==> flow/design.v <==
module sw(i0, i1, i2, i3, o0, o1, o2, o3, clk, rst);
  input clk, rst;
  input [9:0] i0, i1, i2, i3;
  output [9:0] o0, o1, o2, o3;
	wire [9:0] co0, co1, co2, co3;  
	wire [3:0] req0, req1, req2, req3;  
	ib ib0(i0, co0, req0, ack0, full0, clk, rst);
	ib ib1(i1, co1, req1, ack1, full1, clk, rst);
	ib ib2(i2, co2, req2, ack2, full2, clk, rst);
	ib ib3(i3, co3, req3, ack3, full3, clk, rst);
	ackor ackor0(ack00, ack10, ack20, ack30, ack0);
	ackor ackor1(ack01, ack11, ack21, ack31, ack1);
	ackor ackor2(ack02, ack12, ack22, ack32, ack2);
	ackor ackor3(ack03, ack13, ack23, ack33, ack3);
	arb arb0(req0[0], req1[0], req2[0], req3[0], ack00, ack01, ack02, ack03, clk, rst);
	arb arb1(req0[1], req1[1], req2[1], req3[1], ack10, ack11, ack12, ack13, clk, rst);
	arb arb2(req0[2], req1[2], req2[2], req3[2], ack20, ack21, ack22, ack23, clk, rst);
	arb arb3(req0[3], req1[3], req2[3], req3[3], ack30, ack31, ack32, ack33, clk, rst);
	cb cb(co0, co1, co2, co3, o0, o1, o2, o3,
		{ack03, ack02, ack01, ack00}, {ack13, ack12, ack11, ack10},
		{ack23, ack22, ack21, ack20}, {ack33, ack32, ack31, ack30});
endmodule
module ib(pkti, pkto, req, ack, full, clk, rst);
  input ack, clk, rst;
  input [9:0] pkti;
  output full;
  output [9:0] pkto;
  output [3:0] req;
	wire [3:0] reqi;
	mkwe mkwe(pkti, we);  
	fifo fifo(pkti, we, full, pkto, re, empty, clk, rst);
	isbm isbm(pkto[9:8], re, empty, reqi, req, ack, clk, rst);
	mkreq mkreq(pkto, reqi, clk, rst);
endmodule
module isbm(cmd, re, empty, reqi, req_out, ack, clk, rst);
  input clk, rst, empty, ack;
  input [1:0] cmd;
  input [3:0] reqi;
  output re;
  reg [3:0] req;
  reg [1:0] mode;
  localparam MODE_WAIT_HEAD = 2'b00;
  localparam MODE_WAIT_ACK = 2'b01;
  localparam MODE_WAIT_TAIL = 2'b10;
  localparam CMD_HEAD = 2'b10;
  localparam CMD_TAIL = 2'b11;
  output [3:0] req_out;
  assign req_out = req;
  assign re = ack;
  always @(posedge clk) begin
    if (rst) begin
      mode <= MODE_WAIT_HEAD;
      req <= 0;
    end else begin
      if (mode == MODE_WAIT_HEAD && !empty && cmd == CMD_HEAD) begin
        mode <= MODE_WAIT_ACK;
        req <= reqi;
      end else if (mode == MODE_WAIT_ACK && ack) begin
        mode <= MODE_WAIT_TAIL;
      end else if (mode == MODE_WAIT_TAIL && !empty && cmd == CMD_TAIL) begin
        mode <= MODE_WAIT_HEAD;
        req <= 0;
      end else begin
      end
    end
  end
endmodule
module fifo(in, we, full, out, re, empty, clk, rst);
  input clk, rst, we, re;
  input [9:0] in;
  output [9:0] out;
  output empty, full;
  reg [4:0] head, tail;
  reg [9:0] buffer [0:16];  
  wire [4:0] next_head;
  wire [4:0] next_tail;
  assign out = empty ? {(9+1){1'b0}} : buffer[head];
  assign next_head = (head + 1) % 17;
  assign next_tail = (tail + 1) % 17;
  assign empty = (head == tail);
  assign full = (next_tail == head);
  integer i;
  always @(posedge clk) begin
    if (rst) begin
      head <= 0;
      tail <= 0;
      for (i = 0; i <= 16; i++) begin
        buffer[i] = 0;
      end
    end else begin
      if (we & !full) begin
        buffer[tail] <= in;
        tail <= next_tail;
      end
      if (re & !empty) begin
        head <= next_head;
      end
    end
  end
endmodule
module mkreq(pkt, req, clk, rst);
  input clk, rst;
  input [9:0] pkt;
  output [3:0] req;
  assign req = pkt[9:8] == 2'b10 ? (1 << pkt[1:0]) : 0;
endmodule
module mkwe (pkt, we);
  input [9:0] pkt;
  output we;
  assign we = pkt[9:8] != 0;
endmodule
module arb (req0, req1, req2, req3, ack0, ack1, ack2, ack3, clk, rst);
  input clk, rst;
  input req0, req1, req2, req3;  
  output ack0, ack1, ack2, ack3;  
  reg [3:0] lead;  
  reg [2:0] ack;  
  wire [3:0] first, second, third, forth;
  wire [3:0] reqs;
  assign first = lead;
  assign second = (lead + 1) % 4;
  assign third = (lead + 2) % 4;
  assign forth = (lead + 3) % 4;
  assign reqs = {req3, req2, req1, req0};
  assign ack0 = (req0 && ack == 1);
  assign ack1 = (req1 && ack == 2);
  assign ack2 = (req2 && ack == 3);
  assign ack3 = (req3 && ack == 4);
  always @(posedge clk) begin
    if (rst) begin
      lead <= 0;
      ack <= 0;
    end else begin
      if (ack != 0) begin
        if ((ack == 1 && !req0) || (ack == 2 && !req1) || (ack == 3 && !req2) || (ack == 4 && !req3)) begin
          ack <= 0;
        end
      end else begin
        if (reqs[first]) begin
          ack <= first + 1;
          lead <= (lead + 1) % 4;
        end else if (reqs[second]) begin
          ack <= second + 1;
          lead <= (lead + 1) % 4;
        end else if (reqs[third]) begin
          ack <= third + 1;
          lead <= (lead + 1) % 4;
        end else if (reqs[forth]) begin
          ack <= forth + 1;
          lead <= (lead + 1) % 4;
        end else begin
        end
      end
    end
  end
endmodule
module cb(i0, i1, i2, i3, o0, o1, o2, o3, d0, d1, d2, d3);
  input [9:0] i0, i1, i2, i3;
  input [3:0] d0, d1, d2, d3;
  output [9:0] o0, o1, o2, o3;
  cbsel cbsel0(i0, i1, i2, i3, o0, d0);
  cbsel cbsel1(i0, i1, i2, i3, o1, d1);
  cbsel cbsel2(i0, i1, i2, i3, o2, d2);
  cbsel cbsel3(i0, i1, i2, i3, o3, d3);
endmodule
module cbsel (in0, in1, in2, in3, out, port);
  input [9:0] in0, in1, in2, in3;
  input [3:0] port;
  output[9:0] out;
  assign out = (port == 4'b0000) ? 0 :
               (port == 4'b0001) ? in0 :
               (port == 4'b0010) ? in1 :
               (port == 4'b0100) ? in2 :
               (port == 4'b1000) ? in3 :
               9'bx;
endmodule
module ackor (ack0, ack1, ack2, ack3, ack);
  input ack0, ack1, ack2, ack3;
  output ack;
  assign ack = ack0 || ack1 || ack2 || ack3;
endmodule
Appendix: tool output

== Step by step through the tools: sw ==
Each step is given for the RTL above and for the edited RTL.
"unedited" refers to lines of the RTL above, "edited" to lines of the edited file.
"difference" is "edited" less "unedited", of the values as shown.
Cell names lack the library's common part.
Not given: n/a

* Top module: sw
* Clock: clk
* Standard-cell library: sky130hd
* Library corner: tt_025C_1v80

== Edit of the RTL ==
The edit as a unified diff against the file above.
A script made this edit. It changes what the design does and was not meant as an optimisation.

<pre>
@@ -128,8 +128,5 @@
   assign ack3 = (req3 && ack == 4);
   always @(posedge clk) begin
-    if (rst) begin
-      lead <= 0;
-      ack <= 0;
-    end else begin
+    begin
       if (ack != 0) begin
         if ((ack == 1 && !req0) || (ack == 2 && !req1) || (ack == 3 && !req2) || (ack == 4 && !req3)) begin
</pre>

== After elaboration ==
Source: Yosys, flattened and elaborated, memories not mapped. Widths are those after wreduce. Print and check cells do not count. Equal cells are merged and count once.
Yosys's memory passes give these memory sizes; they may raise the number of words (mostly to a power of two), join words into wider ones and drop unused or constant bits.

{| class="wikitable"
|+ Operators by class
! element !! unedited !! edited !! difference
|-
| $add $sub $neg || 32 || 32 || 0
|-
| divide/modulo/power cells || 8 || 8 || 0
|-
| equality and inequality tests || 64 || 64 || 0
|-
| shifts and indexed selects || 20 || 20 || 0
|-
| muxes and demuxes || 125 || 125 || 0
|-
| bitwise operators || 12 || 12 || 0
|-
| reduce/logical cells || 152 || 152 || 0
|}

{| class="wikitable"
|+ Operator list
! operator !! unedited !! edited !! difference
|-
| 4-bit 2-to-1 mux || 32 || 16 || -16
|-
| 2-bit 2-to-1 mux || 8 || 24 || +16
|-
| 2-bit by 1-bit adder with 3-bit output with constant B || 12 || 16 || +4
|-
| 4-bit by 2-bit indexed select with 1-bit output || 12 || 16 || +4
|-
| 3-bit by 1-bit adder with 3-bit output with constant B || 4 || 0 || -4
|-
| 4-bit by 4-bit indexed select with 1-bit output || 4 || 0 || -4
|-
| 1-bit logical AND || 52 || 52 || 0
|-
| 10-bit 2-to-1 mux || 32 || 32 || 0
|-
| 1-bit zero test || 24 || 24 || 0
|-
| 1-bit logical OR || 24 || 24 || 0
|-
| 3-bit 2-to-1 mux || 24 || 24 || 0
|-
| 5-bit 2-to-1 mux || 16 || 16 || 0
|-
| 1-bit 2-to-1 mux || 13 || 13 || 0
|-
| 2-bit equality test with constant B || 12 || 12 || 0
|-
| 2-bit AND reduction || 12 || 12 || 0
|-
| 2-bit nonzero test || 12 || 12 || 0
|-
| 2-bit adder with constant B || 8 || 8 || 0
|-
| 5-bit by 1-bit adder with 6-bit output with constant B || 8 || 8 || 0
|-
| 1-bit bitwise AND || 8 || 8 || 0
|-
| 3-bit by 2-bit equality test with 1-bit output with constant B || 8 || 8 || 0
|-
| 5-bit equality test || 8 || 8 || 0
|-
| 32-bit by 5-bit remainder unit with 32-bit output with constant B || 8 || 8 || 0
|-
| 2-bit inequality test with constant B || 8 || 8 || 0
|-
| 3-bit nonzero test || 8 || 8 || 0
|-
| 2-bit by 1-bit equality test with 1-bit output with constant B || 4 || 4 || 0
|-
| 3-bit by 1-bit equality test with 1-bit output with constant B || 4 || 4 || 0
|-
| 3-bit equality test with constant B || 4 || 4 || 0
|-
| 4-bit by 1-bit equality test with 1-bit output with constant B || 4 || 4 || 0
|}

Not every row of either side is listed.

{| class="wikitable"
|+ Word-level totals
! element !! unedited !! edited !! difference
|-
| register bits after elaboration || 92 || 84 || -8
|-
| bits in writable memories || 1280 || 1280 || 0
|-
| memories kept || 4 || 4 || 0
|-
| bits of input ports || 42 || 42 || 0
|-
| output and inout bits || 40 || 40 || 0
|-
| cells after elaboration || 445 || 445 || 0
|}

== Longest topological paths ==
Longest topological path by Yosys (ltp), each cell counted once; first at word level (registers and memories cut), then after technology mapping (sequential cells cut; the memories' decode and read muxes count).

{| class="wikitable"
|+ Depth
! element !! unedited !! edited !! difference
|-
| depth after elaboration || 8 || 8 || 0
|-
| ABC_AREA || 0 || 0 || n/a
|-
| depth in mapped cells || 20 || 19 || -1
|-
| gate-level depth less buffers || 17 || 16 || -1
|}

== After synthesis ==
The flow's flattened synthesis, as Yosys stat reports it; memories are mapped. The netlist is that of the ABC_AREA named above (0 if unset); the other value can give another one.

{| class="wikitable"
|+ Synthesis totals
! element !! unedited !! edited !! difference
|-
| cell count || 4354 || 4366 || +12
|-
| chip area (Yosys) (sq mm) || 0.0637612 || 0.0641866 || +0.0004254
|-
| sequential part of the area (sq mm) || 0.0405989 || 0.0407991 || +0.0002002
|-
| flip-flop cells || 1388 || 1388 || 0
|-
| buffers || 295 || 307 || +12
|}

{| class="wikitable"
|+ Cells by type
! type !! unedited !! edited !! difference
|-
| nor3_1 || 45 || 246 || +201
|-
| nor2_1 || 792 || 615 || -177
|-
| nor4_1 || 58 || 12 || -46
|-
| o21ai_1 || 6 || 46 || +40
|-
| nand2_1 || 316 || 350 || +34
|-
| a21o_1 || 37 || 6 || -31
|-
| clkbuf_1 || 152 || 175 || +23
|-
| nor3_2 || 0 || 23 || +23
|-
| edfxtp_1 || 1280 || 1300 || +20
|-
| dfxtp_1 || 108 || 88 || -20
|-
| a22oi_1 || 22 || 41 || +19
|-
| buf_2 || 104 || 86 || -18
|-
| and3_1 || 56 || 38 || -18
|-
| o21ai_0 || 88 || 72 || -16
|-
| buf_6 || 2 || 18 || +16
|-
| buf_4 || 15 || 1 || -14
|-
| o221ai_1 || 14 || 28 || +14
|-
| a21oi_1 || 56 || 69 || +13
|}

Not every row of either side is listed.
By module: a second synthesis without flattening, with its own total; a netlist apart from the flattened one above.

{| class="wikitable"
|+ Second synthesis, totals
! element !! unedited !! edited !! difference
|-
| cell total of the unflattened synthesis || 4504 || 4452 || -52
|-
| area total of the unflattened synthesis (sq mm) || 0.0657431 || 0.0652276 || -0.0005155
|}

Each row is one instance without its submodules.

{| class="wikitable"
|+ Modules, unedited
! module !! times used !! cells !! area (sq mm) !! sequential area (sq mm)
|-
| fifo || 4 || 971 || 0.0150507 || 0.0099095
|-
| arb || 4 || 70 || 0.0006444 || 0.0001001
|-
| cbsel || 4 || 46 || 0.0003616 || 0
|-
| isbm || 4 || 33 || 0.0003153 || 0.0001401
|-
| mkreq || 4 || 4 || 0.00005 || 0
|-
| ackor || 4 || 1 || 0.0000075 || 0
|-
| mkwe || 4 || 1 || 0.0000063 || 0
|-
| cb || 1 || 0 || 0 || 0
|-
| ib || 4 || 0 || 0 || 0
|-
| sw || 1 || 0 || 0 || 0
|}

{| class="wikitable"
|+ Modules, edited
! module !! times used !! cells !! area (sq mm) !! sequential area (sq mm)
|-
| fifo || 4 || 970 || 0.0150469 || 0.0099095
|-
| arb || 4 || 58 || 0.0005192 || 0.0001501
|-
| cbsel || 4 || 46 || 0.0003616 || 0
|-
| isbm || 4 || 33 || 0.0003153 || 0.0001401
|-
| mkreq || 4 || 4 || 0.00005 || 0
|-
| ackor || 4 || 1 || 0.0000075 || 0
|-
| mkwe || 4 || 1 || 0.0000063 || 0
|-
| cb || 1 || 0 || 0 || 0
|-
| ib || 4 || 0 || 0 || 0
|-
| sw || 1 || 0 || 0 || 0
|}

== Worst setup path after synthesis ==
Path of least setup slack by OpenSTA after synthesis, without wires, with an ideal clock, recovery checks aside; 20% of the period is set as input and as output delay. Where synthesis merged equal registers, the netlist keeps one of their names.

{| class="wikitable"
|+ Path after synthesis
! element !! unedited !! edited !! difference
|-
| path type || reg-to-reg || reg-to-reg || n/a
|-
| from || reg ib3.fifo.tail[1] || reg ib3.fifo.tail[1] || n/a
|-
| to || mem ib3.fifo.buffer[16][0] || mem (no name shown) || n/a
|-
| period (ns) || 6.0 || 6.0 || 0.0
|-
| library setup time (ns) || 0.391 || 0.390 || -0.001
|-
| launch time at the first pin (ns) || 0.000 || 0.000 || 0.000
|-
| arrival time (ns) || 4.528 || 4.849 || +0.321
|-
| data required time (ns) || 5.609 || 5.610 || +0.001
|-
| slack (ns) || 1.081 || 0.761 || -0.320
|-
| delay of the path (ns) || 4.919 || 5.239 || +0.320
|-
| driving pins on the path || 18 || 19 || +1
|-
| path buffers || 3 || 3 || 0
|-
| synthesis period reached (ns) || 4.919 || 5.239 || +0.320
|}

"delay of the path" = arrival - input delay + setup time.
"driving pins on the path" counts driving pins, that of a launching flip-flop among them; a cell with two outputs on the path counts twice.
"synthesis period reached" = period - worst setup slack (recovery checks aside). The figure is calculated, with input and output delays left at 20% of the set period.
The rows between start and end are the longest chain of elaborated cells between them; the timing report does not say that the signal goes this way. Where chains are equally long, one stands for them.
Each line given opens the expression or statement behind the cell; cells for indexed reads and writes are added by Yosys, which also makes memories of some case tables.
unedited: The path ends at the enable pin of a flip-flop; only ways to that pin are counted.

On the way, after synthesis, unedited:
* Cells stage by stage: dfxtp_1 > ha_1 > buf_2 > xnor2_1 > ha_1 > nor3b_1 > or3_1 > buf_2 > xnor2_1 > ha_1 > nand4b_1 > a31oi_2 > mux2_2 > xnor2_1 > a41oi_2 > buf_2 > nand2_1 > o21ai_0
* Length of the longest elaborated chain: 7
* Elaborated cells on any way between the ends: 9
* Source lines of those cells: 4
* Classes of those cells: add/sub (1); div (1); eq/ne (1); mux (4); logic (1); reduce/logical (1)

{| class="wikitable"
|+ Ends and longest elaborated chain, after synthesis, unedited
! element !! RTL line !! text
|-
| from (decl) || 73 || <nowiki>reg [4:0] head, tail;</nowiki>
|-
| from (assign) || 86 || <nowiki>tail <= 0;</nowiki>
|-
| from (assign) || 93 || <nowiki>tail <= next_tail;</nowiki>
|-
| 5-bit by 1-bit adder with 6-bit output || 79 || <nowiki>assign next_tail = (tail + 1) % 17;</nowiki>
|-
| 32-bit by 5-bit remainder unit with 32-bit output || 79 ||
|-
| 5-bit equality test || 81 || <nowiki>assign full = (next_tail == head);</nowiki>
|-
| 1-bit zero test || 91 || <nowiki>if (we & !full) begin</nowiki>
|-
| 1-bit bitwise AND || 91 ||
|-
| 5-bit 2-to-1 mux || 91 ||
|-
| 5-bit 2-to-1 mux || 84 || <nowiki>if (rst) begin</nowiki>
|-
| to (decl) || 74 || <nowiki>reg [9:0] buffer [0:16];</nowiki>
|}

edited: The path ends at the enable pin of a flip-flop; only ways to that pin are counted.

On the way, after synthesis, edited:
* Cells stage by stage: dfxtp_1 > ha_1 > buf_2 > xor2_1 > inv_1 > ha_1 > or3b_2 > ha_1 > nor4bb_1 > o41ai_2 > o311ai_2 > nor4b_4 > a21oi_1 > a21boi_1 > o22ai_1 > nor2_4 > buf_6 > buf_6 > nor3_1
* Length of the longest elaborated chain: 7
* Elaborated cells on any way between the ends: 9
* Source lines of those cells: 4
* Classes of those cells: add/sub (1); div (1); eq/ne (1); mux (4); logic (1); reduce/logical (1)

{| class="wikitable"
|+ Ends and longest elaborated chain, after synthesis, edited
! element !! RTL line !! text
|-
| from (decl) || 73 || <nowiki>reg [4:0] head, tail;</nowiki>
|-
| from (assign) || 86 || <nowiki>tail <= 0;</nowiki>
|-
| from (assign) || 93 || <nowiki>tail <= next_tail;</nowiki>
|-
| 5-bit by 1-bit adder with 6-bit output || 79 || <nowiki>assign next_tail = (tail + 1) % 17;</nowiki>
|-
| 32-bit by 5-bit remainder unit with 32-bit output || 79 ||
|-
| 5-bit equality test || 81 || <nowiki>assign full = (next_tail == head);</nowiki>
|-
| 1-bit zero test || 91 || <nowiki>if (we & !full) begin</nowiki>
|-
| 1-bit bitwise AND || 91 ||
|-
| 5-bit 2-to-1 mux || 91 ||
|-
| 5-bit 2-to-1 mux || 84 || <nowiki>if (rst) begin</nowiki>
|}

== Path in the finished layout ==
From the final timing report of the runs of pair 1: the path of least setup slack in the routed layout; clock arrival at registers is part of the times.

{| class="wikitable"
|+ Path post-layout
! element !! unedited !! edited !! difference
|-
| path type || reg-to-output || reg-to-output || n/a
|-
| from || reg (no name shown) || reg (no name shown) || n/a
|-
| to || out o2[7] || out o3[1] || n/a
|-
| period (ns) || 5.92 || 5.92 || 0.00
|-
| output delay (ns) || 1.18 || 1.18 || 0.00
|-
| launch time at the first pin (ns) || 0.78 || 0.78 || 0.00
|-
| arrival time (ns) || 4.62 || 4.60 || -0.02
|-
| data required time (ns) || 4.74 || 4.74 || 0.00
|-
| slack (ns) || 0.12 || 0.14 || +0.02
|-
| driving pins on the path || 9 || 9 || 0
|-
| path buffers || 2 || 2 || 0
|}

On the way, post-layout, unedited:
* Cells stage by stage: dfxtp_4 > buf_12 > mux4_2 > mux4_2 > mux2i_1 > or2_2 > o22ai_1 > a221o_1 > clkdlybuf4s50_1

{| class="wikitable"
|+ Ends and longest elaborated chain, post-layout, unedited
! element !! RTL line !! text
|-
| to (decl) || 4 || <nowiki>output [9:0] o0, o1, o2, o3;</nowiki>
|}

unedited: No chain of elaborated cells between the ends is given.

On the way, post-layout, edited:
* Cells stage by stage: dfxtp_4 > buf_4 > mux4_2 > mux4_2 > mux2i_1 > or2_2 > inv_1 > a221o_1 > clkdlybuf4s50_1

{| class="wikitable"
|+ Ends and longest elaborated chain, post-layout, edited
! element !! RTL line !! text
|-
| to (decl) || 4 || <nowiki>output [9:0] o0, o1, o2, o3;</nowiki>
|}

edited: No chain of elaborated cells between the ends is given.

== Layout results ==
Runs of the flow (Yosys, OpenROAD) on both versions; the two runs of a pair have the same settings. The constraints put input and output delay at 20% of the set period each and load the outputs with 0.01 pF.

Settings, pair 1:
* CORE_UTILIZATION: 40
* PLACE_DENSITY: 0.6
* period_ns: 5.92
* CAP_MARGIN: 20
* CORE_MARGIN: 2
* SLEW_MARGIN: 20

{| class="wikitable"
|+ Final reports, pair 1
! element !! unedited !! edited !! difference
|-
| netlist area reported by Yosys (sq mm) || 0.0637612 || 0.0641866 || +0.0004254
|-
| overall die area (sq mm) || 0.162611 || 0.163685 || +0.001074
|-
| utilization in the final report || 0.459 || 0.459 || 0.000
|-
| smallest setup slack (ns) || 0.117 || 0.139 || +0.022
|-
| total power of the final layout (µW) || 26519 || 28355 || +1836
|-
| clock period achieved (ns) || 5.803 || 5.781 || -0.022
|}

Settings, pair 2:
* CELL_PAD_IN_SITES_DETAIL_PLACEMENT: 0
* CORE_UTILIZATION: 56
* CTS_CLUSTER_DIAMETER: 59
* GPL_TIMING_DRIVEN: 1
* MIN_ROUTING_LAYER: met2
* PLACE_DENSITY: 0.37
* SETUP_SLACK_MARGIN: 0.31
* period_ns: 5.18
* CAP_MARGIN: 20
* CORE_MARGIN: 2
* SLEW_MARGIN: 20

{| class="wikitable"
|+ Final reports, pair 2
! element !! unedited !! edited !! difference
|-
| netlist area reported by Yosys (sq mm) || 0.0637612 || 0.0641866 || +0.0004254
|-
| overall die area (sq mm) || 0.116574 || 0.117344 || +0.000770
|-
| utilization in the final report || 0.665 || 0.661 || -0.004
|-
| smallest setup slack (ns) || 0.092 || 0.192 || +0.100
|-
| total power of the final layout (µW) || 31934 || 34116 || +2182
|-
| clock period achieved (ns) || 5.088 || 4.988 || -0.100
|}

By "clock period achieved" is meant the clock period of the run minus its worst setup slack. This is arithmetic on one report: input and output delays are still those of the set period (20% each).
By "total power of the final layout" is meant OpenSTA's value without simulated activity: inputs other than the clock are taken to toggle once in ten clock periods, and the tool carries that through the logic.
